==> flow/design.v <==
module Adder(
	input [31:0] in1,
	input [31:0] in2, 
	output [31:0] out);
	assign out = in1+in2;
endmodule 
module And(
	input a,
	input b,
	output c);
	assign c = a&b;
endmodule 
module BranchPC (
	input [31:0] pcPlus4,
	input [31:0] imm,
	output reg [31:0] branchPc);
	always @(pcPlus4 or imm) begin
		branchPc = pcPlus4 + (imm<<2);
	end
endmodule
module JumpPC(
	input [31:0] nextPc,
	input [31:0] inst,
	output reg [31:0] jumpPc);
	always @(nextPc or inst) begin
		jumpPc[1:0] = 2'b00;
		jumpPc[27:2] = inst[25:0];
		jumpPc[31:28] = nextPc[31:28];
	end 
endmodule 
module Mux5 (
	input [4:0] in1,
	input [4:0] in2, 
	input sel,
	output reg [4:0] out);
	always @(in1 or in2 or sel) begin
		if(sel == 0) begin out = in1; end
		else begin out = in2; end
	end
endmodule 
module Mux32 (
	input [31:0] in1,
	input [31:0] in2, 
	input sel,
	output reg [31:0] out);
	always @(in1 or in2 or sel) begin
		if(sel == 0) begin out = in1; end
		else begin out = in2; end
	end
endmodule 
module SignExtend16(
	input [15:0] in,
	output reg [31:0] out);
	always @(in) begin
		out[15:0] = in;
		out[31:16] = {16{in[15]}};
	end
endmodule
module ALU_Control(
	input [5:0] opcode,
	input [5:0] funct,
	output reg[5:0] CONTROL_ALU_BITS);
	always @(opcode or funct) begin
		case(opcode)
			6'b000000:  
				begin CONTROL_ALU_BITS = funct; end
			6'b001000:  
				begin CONTROL_ALU_BITS = 6'b100000; end
			6'b001001:  
				begin CONTROL_ALU_BITS = 6'b100001; end
			6'b001100:  
				begin CONTROL_ALU_BITS = 6'b100100; end
			6'b001101:  
				begin CONTROL_ALU_BITS = 6'b100101; end
			6'b001010:  
				begin CONTROL_ALU_BITS = 6'b101010; end
			6'b001011:  
				begin CONTROL_ALU_BITS = 6'b101011; end
			6'b001110:  
				begin CONTROL_ALU_BITS = 6'b100110; end
			6'b100000, 6'b100011, 6'b101000, 6'b101011:  
				begin CONTROL_ALU_BITS = 6'b100001; end
			6'b001111:  
				begin CONTROL_ALU_BITS = 6'b111000; end
			6'b000100:  
				begin CONTROL_ALU_BITS = 6'b110000; end
			6'b000101:  
				begin CONTROL_ALU_BITS = 6'b110001; end
			6'b000111:  
				begin CONTROL_ALU_BITS = 6'b110010; end
			6'b000110:  
				begin CONTROL_ALU_BITS = 6'b110011; end
			6'b000001:  
				begin CONTROL_ALU_BITS = funct; end
			default: CONTROL_ALU_BITS = 6'b111111;
		endcase
	end
endmodule
module ALU (
	input signed [31:0] in1,
	input signed [31:0] in2,
	input [5:0] CONTROL_ALU_BITS,
	output reg[31:0] out, 
	output reg zero);
	reg [31:0] unsigned_in1;
	reg [31:0] unsigned_in2;
	always @(in1 or in2 or CONTROL_ALU_BITS) begin
		unsigned_in1 = in1;
		unsigned_in2 = in2;
		out = 32'd0; zero = 1'b0;
		case(CONTROL_ALU_BITS) 
			6'b100000:    
				begin out = in1 + in2; zero = 1'b0; end
			6'b100001:    
				begin out = in1 + in2; zero = 1'b0; end 
			6'b100100:    
				begin out = in1 & in2; zero = 1'b0; end
			6'b100101:    
				begin out = in1 | in2; zero = 1'b0; end
			6'b100110:    
				begin out = in1 ^ in2; zero = 1'b0; end
			6'b100010:    
				begin out = in1 - in2; zero = 1'b0; end
			6'b100011:    
				begin out = in1 - in2; zero = 1'b0; end
			6'b000000, 6'b000100:    
				begin out = unsigned_in1 << unsigned_in2; zero = 1'b0; end
			6'b000011:    
				begin out = unsigned_in1 >> unsigned_in2; zero = 1'b0; end
			6'b000010:    
				begin out = unsigned_in1 >> unsigned_in2; zero = 1'b0; end
			6'b000110:    
				begin out = unsigned_in1 >> unsigned_in2; zero = 1'b0; end
			6'b101010:   
				begin if (in1<in2) begin out = 32'd1; end else begin out = 32'd0; end zero=1'b0; end
			6'b101011:    
				begin 
					if (unsigned_in1<unsigned_in2) begin out = 32'd1; end else begin out = 32'd0; end zero=1'b0; end
			6'b001000:  
				begin out = in1; zero=1'b0; end
			6'b111000:  
				begin out = {in2[15:0], 16'd0}; zero=1'b0; end
			6'b110000:  
				begin out = 32'd0; zero = in1 == in2; end
			6'b110001:  
				begin out = 32'd0; zero = in1 != in2; end
			6'b110010:  
				begin out = 32'd0; zero = in1 > 0; end
			6'b110011:  
				begin out = 32'd0; zero = in1 <= 0; end
			6'b110100:  
				begin out = 32'd0; zero = in1 >= 0; end
			6'b110101:  
				begin out = 32'd0; zero = in1 < 0; end
			default: begin out = 32'd0; zero = 1'b0; end
		endcase
	end
endmodule 
module RegisterFile(
	input Clk,
	input Rst,
	input [4:0] readReg1,
	input [4:0] readReg2,
	input [4:0] writeReg,
	input [31:0] writeData,
	input CONTROL_REG_WRITE,
	output reg[31:0] readData1,
	output reg[31:0] readData2);
	reg [31:0] memory[7:0];
	integer i;
	always @(posedge Clk) begin
		if (Rst) begin
			for (i = 0; i < 8; i = i + 1) memory[i] <= (i == 1) ? 32'h00000001 : 32'h00000000;
		end else if (CONTROL_REG_WRITE == 1) begin
			memory[writeReg[2:0]] <= writeData;
		end
	end
	always @(*) begin
		readData1 = memory[readReg1[2:0]];
		readData2 = memory[readReg2[2:0]];
	end
endmodule 
module Core
(
  input Clk,
  input Rst,
  input [31:0] instruction,
  input [31:0] regData1,
  input [31:0] regData2,
  input [31:0] ramOutput,
  output reg CONTROL_REG_WRITE,
  output reg CONTROL_MEM_READ,
  output reg CONTROL_MEM_WRITE,
  output reg CONTROL_BRANCH,
  output reg [4:0] readReg1,
  output reg [4:0] readReg2,
  output [4:0] writeReg,
  output [31:0] aluOutput,
  output [31:0] writeRegData,
  output reg [31:0] PC
);
	reg CONTROL_REG_DST, CONTROL_ALU_SRC, CONTROL_MEM_TO_REG;
	reg CONTROL_JUMP, CONTROL_JUMP_REGISTER, CONTROL_LINK;
	wire CONTROL_BRANCH_SELECT;
	wire [5:0] CONTROL_ALU_BITS;
	reg [5:0] funct;
	wire [31:0] aluInput1;
	wire [31:0] aluInput2;
	wire aluZero;
	wire [31:0] pcPlus4;
	wire [31:0] jumpPc;
	wire [31:0] branchPc;
	wire [31:0] afterBranchPc;
	wire [31:0] nextPc;
	wire [31:0] afterJumpPc;
	reg [5:0]opcode;reg [4:0]s;reg [4:0]t;reg [4:0]d;reg [15:0]immediate;reg [4:0] shift;
	wire [31:0] signExtendedImmediate;
	Mux5 writeRegMux(t, d, CONTROL_REG_DST, writeReg);
	Mux32 alu1Mux(regData1, 32'd0, 1'b0, aluInput1);
	Mux32 alu2Mux(regData2, signExtendedImmediate, CONTROL_ALU_SRC, aluInput2);
	SignExtend16 immSignExtend(immediate, signExtendedImmediate);
	ALU_Control aluControl(opcode, funct, CONTROL_ALU_BITS);
	ALU alu(aluInput1, aluInput2, CONTROL_ALU_BITS, aluOutput, aluZero);
	wire [31:0] tempPc = PC;
	wire [31:0] tempIns = instruction;
	Adder pcAdder(tempPc, 32'h00000004, pcPlus4);
	JumpPC gettingJumpPc(pcPlus4, tempIns, jumpPc);
	BranchPC gettingBranchPc(pcPlus4, signExtendedImmediate, branchPc);
	And branchAnd(aluZero, CONTROL_BRANCH, CONTROL_BRANCH_SELECT);
	Mux32 branchSelectPC(pcPlus4, branchPc, CONTROL_BRANCH_SELECT, afterBranchPc);
	Mux32 jumpSelectPC(afterBranchPc, jumpPc, CONTROL_JUMP, afterJumpPc);
	Mux32 jumpRegisterSelectPC(afterJumpPc, aluOutput, CONTROL_JUMP_REGISTER, nextPc);
	wire[31:0] afterMemOutput;
	Mux32 writeRegDataMux(aluOutput, ramOutput, CONTROL_MEM_TO_REG, afterMemOutput);
	Mux32 writeLinkPCMux(afterMemOutput, pcPlus4, CONTROL_LINK, writeRegData);
	always @(posedge Clk) begin
		if (Rst) PC <= 32'h00000000;
		else PC <= nextPc;
	end
	always @(*) begin
		opcode = instruction[31:26];
		s = instruction[25:21];
		readReg1 = instruction[25:21];
		readReg2 = instruction[20:16];
		t = instruction[20:16];
		d = instruction[15:11];
		immediate = instruction[15:0];
		shift = instruction[10:6];
		funct = instruction[5:0];
		CONTROL_REG_DST = 0;
		CONTROL_ALU_SRC = 0;
		CONTROL_REG_WRITE = 0;
		CONTROL_MEM_TO_REG = 0;
		CONTROL_MEM_READ = 0;
		CONTROL_MEM_WRITE = 0;
		CONTROL_BRANCH = 0;
		CONTROL_JUMP = 0;
		CONTROL_LINK = 0;
		CONTROL_JUMP_REGISTER = 0;
		case(opcode)
			6'b000000:  begin      
				CONTROL_REG_DST = 1;
				if(funct == 6'b001000) begin CONTROL_JUMP_REGISTER = 1'b1; CONTROL_REG_WRITE = 1'b0; end
				else begin CONTROL_JUMP_REGISTER = 1'b0; CONTROL_REG_WRITE = 1'b1; end
				end
			6'b001000, 6'b001001, 6'b001100, 6'b001101, 6'b001010, 6'b001011, 6'b001110:  begin      
				CONTROL_ALU_SRC = 1;
				CONTROL_REG_WRITE = 1;
				end
			6'b100000, 6'b100011: begin   
				CONTROL_ALU_SRC = 1;
				CONTROL_REG_WRITE = 1;
				CONTROL_MEM_TO_REG = 1;
				CONTROL_MEM_READ = 1;
				end
			6'b101000, 6'b101011: begin   
				CONTROL_ALU_SRC = 1;
				CONTROL_MEM_WRITE = 1;
				end
			6'b001111: begin   
				CONTROL_ALU_SRC = 1;
				CONTROL_REG_WRITE = 1;
				end
			6'b000010: begin   
				CONTROL_JUMP = 1;
				end
			6'b000011: begin  
				d = 5'h1f;
				CONTROL_REG_DST = 1;
				CONTROL_REG_WRITE = 1;
				CONTROL_JUMP = 1;
				CONTROL_LINK = 1;
				end
			6'b000100, 6'b000111, 6'b000110, 6'b000101: begin  
				CONTROL_BRANCH = 1;
				end
			6'b000001: begin  
				funct = 6'b111111;
				if (t==5'b00000) begin CONTROL_BRANCH = 1; funct=6'b110100; end
				if (t==5'b10000) begin CONTROL_BRANCH = 1; CONTROL_LINK = 1; CONTROL_REG_WRITE = 1; CONTROL_REG_DST = 1; d = 5'h1f; funct=6'b110100; end
				if (t==5'b00001) begin CONTROL_BRANCH = 1; funct=6'b110101; end
				if (t==5'b10001) begin CONTROL_BRANCH = 1; CONTROL_LINK = 1; CONTROL_REG_WRITE = 1; CONTROL_REG_DST = 1; d = 5'h1f; funct=6'b110101; end
				end
			default: ;
		endcase
	end
endmodule
module mips_cpu (
  input         clk,
  input         rst,
  output [31:0] imem_addr,
  input  [31:0] imem_rdata,
  output [31:0] dmem_addr,
  output [31:0] dmem_wdata,
  output        dmem_we,
  output        dmem_re,
  input  [31:0] dmem_rdata,
  output        reg_we,
  output [4:0]  reg_waddr,
  output [31:0] reg_wdata
);
  wire [4:0] readReg1, readReg2;
  wire [31:0] regData1, regData2;
  wire branch;
  RegisterFile register(clk, rst, readReg1, readReg2, reg_waddr, reg_wdata, reg_we, regData1, regData2);
  Core core(clk, rst, imem_rdata, regData1, regData2, dmem_rdata, reg_we, dmem_re, dmem_we,
    branch, readReg1, readReg2, reg_waddr, dmem_addr, reg_wdata, imem_addr);
  assign dmem_wdata = regData2;
endmodule
From RTL to reports: mips_cpu
The steps from the RTL of mips_cpu to its reports follow in flow order.
Lines are those of the file above, counted from 1.
Operators: Yosys type, input widths -> output width; for muxes data width and select width s.
A cell with n/a has no value.

design
  design top = mips_cpu
  clock = clk
  library = sky130hd
  corner = tt_025C_1v80

Word level
Source: Yosys, flattened and elaborated, memories not mapped. Widths are those after wreduce; folded enables and synchronous resets count as part of the registers. Registers that Yosys merges into a memory's read port (data or address) are not register bits. Print and check cells do not count.
Yosys's memory passes give these memory sizes; they may raise the number of words (mostly to a power of two), join words into wider ones and drop unused or constant bits.

operators by class
  equal/unequal tests = 46
  divide/modulo/power cells = 0
  reductions and logical operators = 16
  $lt $le $gt $ge = 6
  $add $sub $neg = 4
  mux-type cells = 44
  multiply operators = 0
  shifts and indexed selects = 2
  bitwise logic cells = 4

operators with widths
  cell                   number
  $pmux 32 s11           1
  $mux 32                8
  $eq 6x6->1 const B     20
  $pmux 6 s13            1
  $add 32x32->32         2
  $lt 32x32->1           2
  $eq 6x4->1 const B     10
  $eq 6x3->1 const B     6
  $ge 32x1->1 const B    1
  $gt 32x1->1 const B    1
  $le 32x1->1 const B    1
  $lt 32x1->1 const B    1
  $add 32x3->32 const B  1
  $sub 32x32->32         1
  $eq 32x32->1           1
  $ne 32x32->1           1
  $and 32x32->32         1
  $or 32x32->32          1
  $xor 32x32->32         1
  $shl 32x32->32         1
  $shr 32x32->32         1
  $eq 6x2->1 const B     4
  $mux 1                 18
  $reduce_or 2->1        8
  $mux 4                 4
  $mux 5                 3
  $reduce_or 12->1       1
  $logic_not 6->1        2

Not listed: further kinds 15, cells in them 19.

bit counts
  word-level cells = 124
  bits in registers = 32
  bits in latches = 0
  memory bits (writable) = 256
  output and inout port bits = 136
  input bits = 66
  memories = 1
  ROM bits = 0

memories
  memory           words  bits a word  line  RTL
  register.memory  8      32           169   reg [31:0] memory[7:0];

Depth
Depth = most cells in a row (Yosys ltp): at word level without a register or memory, in the mapped netlist without a sequential cell, where the memories' decode and read muxes count.

depth
  depth in word-level cells = 14
  ABC_AREA = 0
  mapped depth = 25
  gate-level depth less buffers = 20

After synthesis
The flow's flattened synthesis, as Yosys stat reports it; memories are mapped. The netlist is that of the ABC_AREA named above (0 if unset); the other value can give another one.
Totals and module areas in this step are rounded.

mapped netlist
  mapped flip-flops = 288
  sequential part of the area = 8328 sq um
  cells in the netlist = 3253
  cell area after synthesis = 28660 sq um
  buffer cells = 255

cells by type
  cell                       number  total area (sq um)
  sky130_fd_sc_hd__edfxtp_1  256     7.69E+03
  sky130_fd_sc_hd__mux4_2    96      2.16E+03
  sky130_fd_sc_hd__ha_1      134     1.68E+03
  sky130_fd_sc_hd__nor2_1    377     1.42E+03
  sky130_fd_sc_hd__a21oi_1   197     985.946
  sky130_fd_sc_hd__mux2i_1   95      950.912
  sky130_fd_sc_hd__o21ai_0   184     920.883
  sky130_fd_sc_hd__mux2_2    77      867.082
  sky130_fd_sc_hd__nand2_1   229     859.574
  sky130_fd_sc_hd__dfxtp_1   32      640.614
  sky130_fd_sc_hd__o211ai_1  85      638.112
  sky130_fd_sc_hd__clkbuf_1  161     604.33
  sky130_fd_sc_hd__nand3_1   115     575.552
  sky130_fd_sc_hd__and2_1    81      506.736
  sky130_fd_sc_hd__nor3_1    86      430.413
  sky130_fd_sc_hd__inv_1     107     401.635
  sky130_fd_sc_hd__xnor2_1   44      385.37
  sky130_fd_sc_hd__a211oi_1  46      345.331

Other cell types: 88; their cells: 851.
By module: a second synthesis without flattening, with its own total; a netlist apart from the flattened one above.

second synthesis, totals
  cells (unflattened synthesis) = 3166
  area total of the unflattened synthesis = 31920 sq um

Rows give one instance, submodules left out.

modules
  module        instances  cells  seq. area (sq um)  area (sq um)
  RegisterFile  1          843    7687               13640
  ALU           1          1404   0.0                9303
  Mux32         7          36     0.0                544.3
  BranchPC      1          225    0.0                1585
  Adder         1          202    0.0                1499
  Core          1          125    640.6              1224
  ALU_Control   1          44     0.0                310.3
  JumpPC        1          33     0.0                244.0
  SignExtend16  1          32     0.0                240.2
  Mux5          1          5      0.0                56.3
  And           1          1      0.0                6.3
  mips_cpu      1          0      0.0                0.0

Timing after synthesis
Path of least setup slack by OpenSTA after synthesis, without wires, with an ideal clock, recovery checks aside; 20% of the period is set as input and as output delay. Where synthesis merged equal registers, the netlist keeps one of their names.

timing path after synthesis
  kind = input -> output
  start = input port imem_rdata[16]
  end = output port reg_wdata[26]
  clock period = 10500 ps
  driving pins on the path = 22
  buffers on the path = 7
  input delay = 2100 ps
  external output delay = 2100 ps
  data arrival time = 7435 ps
  time at the first pin = 2100 ps
  slack = 965 ps
  data required time = 8400 ps
  path delay = 5335 ps
  synthesis period reached = 9535 ps

"path delay" is the arrival time less input delay plus setup time.
A path that ends at an output port has no setup time.
"driving pins on the path": output pins that drive a net of the path, with the launching flip-flop's if there is one; two outputs of one cell count as two.
"synthesis period reached" = period - worst setup slack (recovery checks aside). The figure is calculated, with input and output delays left at 20% of the set period.
Between the ends stands the longest chain of elaborated cells between them, by number of cells; it is not shown to be the way that was timed. Of several equally long chains one is given.
Each line given opens the expression or statement behind the cell; cells for indexed reads and writes are added by Yosys, which also makes memories of some case tables.

on the way, after synthesis
  cell sequence = sky130_fd_sc_hd__buf_6 sky130_fd_sc_hd__buf_6 sky130_fd_sc_hd__buf_4 sky130_fd_sc_hd__buf_4 sky130_fd_sc_hd__buf_4 sky130_fd_sc_hd__mux4_2 sky130_fd_sc_hd__mux2i_1 sky130_fd_sc_hd__nand2_1 sky130_fd_sc_hd__o21ai_0 sky130_fd_sc_hd__clkbuf_1 sky130_fd_sc_hd__ha_1 sky130_fd_sc_hd__clkbuf_1 sky130_fd_sc_hd__a21oi_1 sky130_fd_sc_hd__o31a_1 sky130_fd_sc_hd__nand3b_1 sky130_fd_sc_hd__a2111oi_0 sky130_fd_sc_hd__o211ai_1 sky130_fd_sc_hd__a221oi_1 sky130_fd_sc_hd__mux2_2 sky130_fd_sc_hd__a211o_1 sky130_fd_sc_hd__mux2i_1 sky130_fd_sc_hd__nand2_1
  cells in the longest elaborated chain = 12
  elaborated cells on any way between the ends = 45
  those cells by class = add/sub: 2; eq/ne: 18; shift: 2; mux: 13; logic: 3; reduce/logical: 6; memory: 1

ends and longest elaborated chain, after synthesis
  element               line  RTL
  start: declaration    312   input  [31:0] imem_rdata,
  $logic_not 5->1       299   if (t==5'b00000) begin CONTROL_BRANCH = 1; funct=6'b110100; end
  $mux 4                299
  $mux 4                300   if (t==5'b10000) begin CONTROL_BRANCH = 1; CONTROL_LINK = 1; CONTROL_REG_WRITE = 1; CONTROL_REG_DST = 1; d = 5 ...
  $mux 4                301   if (t==5'b00001) begin CONTROL_BRANCH = 1; funct=6'b110101; end
  $mux 4                302   if (t==5'b10001) begin CONTROL_BRANCH = 1; CONTROL_LINK = 1; CONTROL_REG_WRITE = 1; CONTROL_REG_DST = 1; d = 5 ...
  $mux 6                260   case(opcode)
  $pmux 6 s13           64    case(opcode)
  $eq 6x3->1            111   case(CONTROL_ALU_BITS)
  $reduce_or 3->1       n/a
  $pmux 32 s11          111
  $mux 32 (2 in a row)  47    if(sel == 0) begin out = in1; end
  end: declaration      320   output [31:0] reg_wdata

Nets of the timed path that keep an RTL name, with a line that drives or declares them; the list need not be complete.

named nets, after synthesis
  signal         line
  dmem_addr[26]  111

Path in the finished layout
Path of least setup slack in the final report of run 2 (OpenROAD, finished layout, wires in). Where an end is a register, its clock arrival counts in the times.
The report prints the path's times to 10 ps; the period is as set.

timing path after layout
  kind = input -> output
  start = input port imem_rdata[23]
  end = output port reg_wdata[9]
  data required time = 8400 ps
  driving pins on the path = 13
  input delay = 2100 ps
  data arrival time = 7510 ps
  buffers on the path = 2
  time at the first pin = 2100 ps
  clock period = 10500 ps
  external output delay = 2100 ps
  slack = 890 ps

Between the ends stands the longest chain of elaborated cells between them, by number of cells; it is not shown to be the way that was timed. Of several equally long chains one is given.
The chain passes a memory read, where the word-level depth is cut; so it can be longer than that depth.

on the way, after layout
  cell sequence = sky130_fd_sc_hd__clkbuf_2 sky130_fd_sc_hd__mux4_2 sky130_fd_sc_hd__mux2_2 sky130_fd_sc_hd__clkinv_1 sky130_fd_sc_hd__o21ai_0 sky130_fd_sc_hd__a32oi_1 sky130_fd_sc_hd__mux2i_1 sky130_fd_sc_hd__a221oi_1 sky130_fd_sc_hd__a311oi_1 sky130_fd_sc_hd__a211o_1 sky130_fd_sc_hd__mux2i_4 sky130_fd_sc_hd__nand2_1 sky130_fd_sc_hd__clkdlybuf4s50_1
  cells in the longest elaborated chain = 5
  elaborated cells on any way between the ends = 11
  those cells by class = add/sub: 2; shift: 2; mux: 3; logic: 3; memory: 1

ends and longest elaborated chain, after layout
  element               line  RTL
  start: declaration    312   input  [31:0] imem_rdata,
  $mem_v2 8x32          169   reg [31:0] memory[7:0];
  $sub 32x32->32        125   begin out = in1 - in2; zero = 1'b0; end
  $pmux 32 s11          111   case(CONTROL_ALU_BITS)
  $mux 32 (2 in a row)  47    if(sel == 0) begin out = in1; end
  end: declaration      320   output [31:0] reg_wdata

FLOW RESULTS
============

mips_cpu through Yosys and OpenROAD on sky130hd: 5 stored runs, unordered, with their settings and measured results. The constraints put input and output delay at 20% of the set period each and load the outputs with 0.01 pF.
"reached clock period" is the run's clock period less its worst setup slack. It is reckoned from that one timing run; input and output delays stay at 20% of the period that was set.
By "allowed time less slack (worst setup path)" is meant the share of the clock period that the worst setup path is allowed (20% is reserved at inputs, 20% at outputs), minus its slack. Clock arrival times at its registers enter into it.
By "power" is meant OpenSTA's value without simulated activity: inputs other than the clock are taken to toggle once in ten clock periods, and the tool carries that through the logic.
"allowed time less slack (worst setup path)" is known to 10 ps.
Measured values are rounded.
Among the settings, n/a means not set for that run.
Among the results, n/a means that no value is shown for the run.

item                                             run 1  run 2            run 3            run 4            run 5
ABC_AREA                                         1      n/a              1                n/a              n/a
CAP_MARGIN                                       5      25               20               20               20
CELL_PAD_IN_SITES_DETAIL_PLACEMENT               2      n/a              2                0                0
CELL_PAD_IN_SITES_GLOBAL_PLACEMENT               0      n/a              1                1                1
CORE_ASPECT_RATIO                                1.35   0.91             1.35             n/a              n/a
CORE_MARGIN                                      5      2                5                5                5
CORE_UTILIZATION                                 37     40               37               37               37
CTS_CLUSTER_DIAMETER                             296    381              296              n/a              180
GPL_ROUTABILITY_DRIVEN                           1      n/a              1                1                0
GPL_TIMING_DRIVEN                                0      0                0                n/a              0
HOLD_SLACK_MARGIN                                0.07   n/a              0.07             n/a              n/a
MAX_ROUTING_LAYER                                met5   n/a              met5             n/a              n/a
MIN_ROUTING_LAYER                                met1   n/a              met1             n/a              n/a
PLACE_DENSITY                                    0.79   0.63             n/a              n/a              n/a
SLEW_MARGIN                                      5      20               40               20               40
TNS_END_PERCENT                                  60     n/a              n/a              n/a              n/a
period_ns                                        14.6   10.5             12.7             12.7             12.7
SETUP_SLACK_MARGIN                               n/a    1.2              n/a              n/a              n/a
PLACE_DENSITY_LB_ADDON                           n/a    n/a              0.19             0.19             0.19
power (mW)                                       n/a    5.157            3.940            3.639            3.830
area of the synthesized netlist (sq um)          n/a    28660            28400            28660            28660
allowed time less slack (worst setup path) (ps)  n/a    5410             8180             7020             7750
class of the worst setup path                    n/a    input -> output  input -> output  input -> output  input -> output
reached clock period (ps)                        n/a    9614             13261            12102            12826
utilization after routing                        n/a    0.532            0.44             0.429            0.441
worst slack on setup checks (ps)                 n/a    886              -561             598              -126
total die area (sq um)                           n/a    73820            82470            83140            83140

Run 1: incomplete, routing halted on GRT-0232
